==> flow/design.v <==
module ALU (
    input wire [4:0] ALUOp,
    input wire [31:0] A,
    input wire [31:0] B,
    output wire [31:0] Result,
    output wire ALUExp
);
  wire [31:0] add_sub_res;
  wire [31:0] slt_res;
  wire [31:0] sltu_res;
  wire [31:0] and_res;
  wire [31:0] nor_res;
  wire [31:0] or_res;
  wire [31:0] xor_res;
  wire [31:0] sll_res;
  wire [31:0] sr_res;
  wire [31:0] lui_res;
  wire [31:0] mul_res;   
  wire [31:0] andn_res;
  wire [31:0] orn_res;
  wire [63:0] sr64_result;
  wire [63:0] mul64_res;   
  wire [31:0] div_res;   
  wire        add_ovf;
  wire        sub_ovf;
  wire        div_exc;
  wire        add_exc;
  wire        sub_exc;
  wire [31:0] adder_a;
  wire [31:0] adder_b;
  wire        adder_cin;
  wire [31:0] adder_res;
  wire        adder_cout;
  assign adder_a = A;
  assign adder_b = (ALUOp == 5'b00001 | ALUOp == 5'b00010 | ALUOp == 5'b00011) ? ~B : B;
  assign adder_cin = (ALUOp == 5'b00001 | ALUOp == 5'b00010 | ALUOp == 5'b00011) ? 1'b1 : 1'b0;
  assign {adder_cout, adder_res} = adder_a + adder_b + adder_cin;
  assign add_sub_res = adder_res;
  assign add_exc = (adder_a[31] ~^ adder_b[31]) & (adder_a[31] ^ adder_res[31]);
  assign sub_exc = (adder_a[31] ~^ adder_b[31]) & (adder_a[31] ^ adder_res[31]);
  assign add_ovf = add_exc;
  assign sub_ovf = sub_exc;
  assign slt_res = {31'b0, ((A[31] & ~B[31]) | ((A[31] ~^ B[31]) & adder_res[31]))};
  assign sltu_res = {31'b0, ~adder_cout};
  assign and_res = A & B;
  assign or_res = A | B;
  assign andn_res = A & ~B;
  assign orn_res = A | ~B;
  assign nor_res = ~(A | B);
  assign xor_res = A ^ B;
  assign lui_res = B;
  assign sll_res = A << B[4:0];
  assign sr64_result = {{32{(ALUOp == 5'b01010) & A[31]}}, A[31:0]} >> B[4:0];
  assign sr_res = sr64_result[31:0];
  assign mul64_res = A * B;
  assign mul_res = mul64_res[31:0];
  assign div_res = (B == 32'b0) ? 32'b0 : A / B;
  assign div_exc = (B == 32'b0);
  assign Result = ({32{ALUOp == 5'b00000}}   & add_sub_res
                  |{32{ALUOp == 5'b00001}}   & add_sub_res
                  |{32{ALUOp == 5'b00010}}   & slt_res
                  |{32{ALUOp == 5'b00011}}  & sltu_res
                  |{32{ALUOp == 5'b00100}}   & and_res
                  |{32{ALUOp == 5'b00101}}   & nor_res
                  |{32{ALUOp == 5'b00110}}    & or_res
                  |{32{ALUOp == 5'b00111}}   & xor_res
                  |{32{ALUOp == 5'b01000}}   & sll_res
                  |{32{ALUOp == 5'b01001}}   & sr_res
                  |{32{ALUOp == 5'b01010}}   & sr_res
                  |{32{ALUOp == 5'b01011}}   & lui_res
                  |{32{ALUOp == 5'b01100}}  & andn_res
                  |{32{ALUOp == 5'b01101}}   & orn_res
                  |{32{ALUOp == 5'b01110}}   & mul_res
                  |{32{ALUOp == 5'b01111}}   & div_res
                  |{32{ALUOp == 5'b00000}} & 32'b0);
  assign ALUExp = ({1{ALUOp == 5'b00000}}    & add_ovf
                  |{1{ALUOp == 5'b00001}}    & sub_ovf
                  |{1{ALUOp == 5'b01111}}    & div_exc);
endmodule
module alu_unit (
    input  wire        clk,
    input  wire        rst,
    input  wire        in_valid,
    output wire        in_ready,
    input  wire [ 4:0] in_op,
    input  wire [31:0] in_a,
    input  wire [31:0] in_b,
    output reg         out_valid,
    output reg  [31:0] out_result,
    output reg         out_exc
);
  reg        v1;
  reg [ 4:0] op1;
  reg [31:0] a1;
  reg [31:0] b1;
  wire [31:0] alu_res;
  wire        alu_exc;
  assign in_ready = 1'b1;
  ALU u_alu (
      .ALUOp (op1),
      .A     (a1),
      .B     (b1),
      .Result(alu_res),
      .ALUExp(alu_exc)
  );
  always @(posedge clk) begin
    if (rst) begin
      v1        <= 1'b0;
      out_valid <= 1'b0;
    end else begin
      v1        <= in_valid;
      out_valid <= v1;
    end
    op1        <= in_op;
    a1         <= in_a;
    b1         <= in_b;
    out_result <= alu_res;
    out_exc    <= alu_exc;
  end
endmodule
Tool chain data of alu_unit --
Tool output for the design above, in the order of the flow. Lines are those of the file above, counted from 1. Operators: Yosys type, input widths -> output width; for muxes data width and select width s. Cell names lack the library's common part. A cell with n/a has no value.
Design: top alu_unit, clock port clk, standard-cell library sky130hd, corner tt_025C_1v80

Elaborated design --
Counts by Yosys on the flattened word-level netlist (proc, flatten, opt, wreduce; memories kept). Register bits leave out memories and registers merged into their read ports (data or address); mux counts leave out enables and synchronous resets folded into registers. Print and check cells are left out. Cells with the same type and inputs are merged into one.
Operators by class: add/sub/neg operators 2, multipliers 1, div/mod/pow operators 1, eq/ne operators 15, shift operators 2, mux-type cells 3, bitwise gates (word level) 55, reduce/logical cells 2
Operators with widths (count):
- $div 32x32->32 | 1
- $mul 32x32->32 | 1
- $or 32x32->32 | 17
- $and 32x32->32 | 16
- $and 32x1->32 | 2
- $not 32->32 | 2
- $shr 64x5->32 | 1
- $mux 32 | 2
- $eq 5x4->1 const B | 8
- $add 32x32->33 | 1
- $add 33x1->33 | 1
- $xor 32x32->32 | 1
- $shl 32x5->32 | 1
- $logic_not 32->1 | 1
- $eq 5x3->1 const B | 4
- $eq 5x2->1 const B | 2
- $and 1x1->1 | 7
- $or 1x1->1 | 5
- $eq 5x1->1 const B | 1
- $logic_not 5->1 | 1
- $xnor 1x1->1 | 2
- $not 1->1 | 2
- $xor 1x1->1 | 1
- $mux 1 | 1
Storage and ports: register bits after elaboration 104, bits of input ports 72, output and inout bits 35, cells after elaboration 88

Depth --
Yosys ltp: most cells in a row. Word level: on the elaborated netlist, between registers, memories and ports. Mapped: between sequential cells and ports; inverters and the memories' decode and read muxes count.
Depth: depth in word-level cells 23, ABC_AREA 0, depth in mapped cells 341, gate-level depth less buffers 310

After synthesis --
Yosys stat after the flow's synthesis: flattened, memories mapped to cells. It holds for the ABC_AREA given above (unset counts as 0); a run with the other value may have another netlist.
Cells by type:
- ha_1 | count 813, total area 1.02E+04 µm²
- fa_1 | count 409, total area 8.19E+03 µm²
- nand2_1 | count 930, total area 3.49E+03 µm²
- nor2_1 | count 698, total area 2.62E+03 µm²
- xnor2_1 | count 296, total area 2.59E+03 µm²
- inv_1 | count 657, total area 2.47E+03 µm²
- a21oi_1 | count 489, total area 2.45E+03 µm²
- dfxtp_1 | count 104, total area 2.08E+03 µm²
- o21ai_0 | count 386, total area 1.93E+03 µm²
- xor2_1 | count 182, total area 1.59E+03 µm²
- a21o_1 | count 176, total area 1.32E+03 µm²
- mux2_2 | count 92, total area 1.04E+03 µm²
- o21a_1 | count 136, total area 1.02E+03 µm²
- clkbuf_1 | count 269, total area 1.01E+03 µm²
- nor3_1 | count 171, total area 855.821 µm²
- mux2i_1 | count 80, total area 800.768 µm²
- o211ai_1 | count 103, total area 773.242 µm²
- nand3_1 | count 138, total area 690.662 µm²
Other cell types: 84; their cells: 1317.
Mapped netlist: cell count 7446, synthesis area 0.0547675 mm², sequential area 0.002082 mm², flip-flops 104
By module: a second synthesis without flattening, with its own total; a netlist apart from the flattened one above.
Unflattened totals: cell total of the unflattened synthesis 7432, area total of the unflattened synthesis 0.0542132 mm²
Rows give one instance, submodules left out.
Modules:
- ALU | instances 1, cells 7324, area 0.0521075 mm², sequential area 0 mm²
- alu_unit | instances 1, cells 108, area 0.0021058 mm², sequential area 0.002082 mm²

Worst setup path after synthesis --
Source: OpenSTA report_checks on the synthesized netlist (no wires, ideal clock, input and output delay 20% of the period each), path of least setup slack; recovery checks are left aside. Register names are those of the netlist, which keeps one name where synthesis merged equal registers.
Timing path post-synthesis: kind flip-flop to flip-flop, start reg b1[0], end reg out_result[0], period 64.0 ns, setup time 0.128 ns, data arrival time 67.936 ns, required time 63.872 ns, setup slack -4.063 ns, delay of the path 68.064 ns, stages 310, buffers on the path 44, synthesis period reached 68.063 ns
"delay of the path" = arrival - input delay + setup time. "stages" counts driving pins, that of a launching flip-flop among them; a cell with two outputs on the path counts twice. "synthesis period reached" is the clock period less the worst setup slack; recovery checks do not enter. This is arithmetic on one report: input and output delays are still those of the set period (20% each).
On the way, post-synthesis: cell sequence dfxtp_1 -> clkbuf_1 -> inv_1 -> clkbuf_1 -> buf_1 -> ha_1 -> nor4b_1 -> and3_1 -> a31oi_1 -> nor2_1 -> ha_1 -> o21a_1 -> o21ai_0 -> nor4_1 -> mux2i_1 -> ha_1 -> o21ai_0 -> a211oi_1 -> (+274 left out) -> clkbuf_1 -> nand2_1 -> o21ai_0 -> ha_1 -> a21boi_0 -> o21a_1 -> o21a_1 -> o21a_1 -> o21ai_0 -> nand2b_1 -> a21oi_1 -> nor2b_1 -> o21ai_0 -> a21oi_1 -> nor2_1 -> o21ai_0 -> a21oi_1 -> o211ai_1, elaborated cells on any way between the ends 50, classes of those cells 2 x add/sub; 1 x mul; 1 x div; 2 x shift; 2 x mux; 41 x logic; 1 x reduce/logical
Ends and longest elaborated chain, post-synthesis:
- from (decl) | RTL line 95 | reg [31:0] b1;
- from (assign) | RTL line 116 | b1         <= in_b;
- to (assign) | RTL line 117 | out_result <= alu_res;
- to (decl) | RTL line 89 | output reg  [31:0] out_result,
No chain of elaborated cells between the ends is given.

Path in the finished layout --
From the final timing report of entry A: the path of least setup slack in the routed layout; clock arrival at registers is part of the times.
Timing path post-layout: kind flip-flop to flip-flop, start reg b1[0], end reg out_result[0], period 59.7 ns, setup time 0.13 ns, data arrival time 59.43 ns, required time 60.02 ns, setup slack 0.59 ns, stages 310, buffers on the path 39
On the way, post-layout: cell sequence dfxtp_4 -> inv_4 -> ha_4 -> nor2b_4 -> nand4_1 -> nor3_2 -> nor2_2 -> ha_1 -> o21a_1 -> o21ai_2 -> nor4_4 -> buf_4 -> or3_4 -> nand2_4 -> ha_4 -> nor2_1 -> a211oi_4 -> and2_4 -> (+274 left out) -> nand2_4 -> buf_8 -> buf_4 -> mux2_2 -> ha_1 -> a21oi_2 -> nor2b_1 -> o21ai_1 -> nand2b_1 -> a21oi_2 -> nor2b_1 -> o21ai_1 -> nand2b_1 -> a21oi_2 -> o311a_1 -> o21ai_2 -> a21oi_2 -> o211ai_1, elaborated cells on any way between the ends 50, classes of those cells 2 x add/sub; 1 x mul; 1 x div; 2 x shift; 2 x mux; 41 x logic; 1 x reduce/logical
Ends and longest elaborated chain, post-layout:
- from (decl) | RTL line 95 | reg [31:0] b1;
- from (assign) | RTL line 116 | b1         <= in_b;
- to (assign) | RTL line 117 | out_result <= alu_res;
- to (decl) | RTL line 89 | output reg  [31:0] out_result,
No chain of elaborated cells between the ends is given.

Appendix: measured runs

Design alu_unit on sky130hd. What follows are 4 stored runs of the flow, each under its own settings; their order means nothing. The constraints put input and output delay at 20% of the set period each and load the outputs with 0.01 pF.
"achieved period" means the clock period less the worst setup slack. The figure is calculated, with input and output delays left at 20% of the set period.
"total power after layout": no workload was simulated; the value follows from the tool's default switching activity.

* Entry A | settings: ABC_AREA 0; CAP_MARGIN 40; CELL_PAD_IN_SITES_GLOBAL_PLACEMENT 0; CORE_UTILIZATION 40; MAX_ROUTING_LAYER met4; PLACE_DENSITY_LB_ADDON 0.04; SETUP_SLACK_MARGIN 3.33; SLEW_MARGIN 5; TNS_END_PERCENT 85; period_ns 59.7; CORE_MARGIN 2 | results: final utilization 0.6; area of the die 0.139895 mm²; achieved period 59.107 ns; standard-cell area after layout 0.0813856 mm²; setup slack of the critical path 0.593 ns; total power after layout 3.359 mW; post-synthesis cell area 0.0547675 mm²
* Entry B | settings: CORE_UTILIZATION 40; PLACE_DENSITY 0.6; period_ns 64.0; CAP_MARGIN 20; CORE_MARGIN 2; SLEW_MARGIN 20 | results: final utilization 0.531; area of the die 0.139895 mm²; achieved period 61.994 ns; standard-cell area after layout 0.0719728 mm²; setup slack of the critical path 2.006 ns; total power after layout 3.080 mW; post-synthesis cell area 0.0547675 mm²
* Entry C | settings: CORE_UTILIZATION 40; PLACE_DENSITY 0.6; period_ns 36.3; CAP_MARGIN 20; CORE_MARGIN 2; SLEW_MARGIN 20 | results: final utilization 0.626; area of the die 0.139895 mm²; achieved period 58.806 ns; standard-cell area after layout 0.0848489 mm²; setup slack of the critical path -22.506 ns; total power after layout 5.648 mW; post-synthesis cell area 0.0547675 mm²
* Entry D | settings: CELL_PAD_IN_SITES_DETAIL_PLACEMENT 2; CORE_UTILIZATION 27; GPL_ROUTABILITY_DRIVEN 0; HOLD_SLACK_MARGIN 0.16; MAX_ROUTING_LAYER met4; MIN_ROUTING_LAYER met2; SETUP_SLACK_MARGIN 5.0; SLEW_MARGIN 0; TNS_END_PERCENT 50; period_ns 64.0; CAP_MARGIN 20; CORE_MARGIN 2 | did not finish, routing stopped with GRT-0116
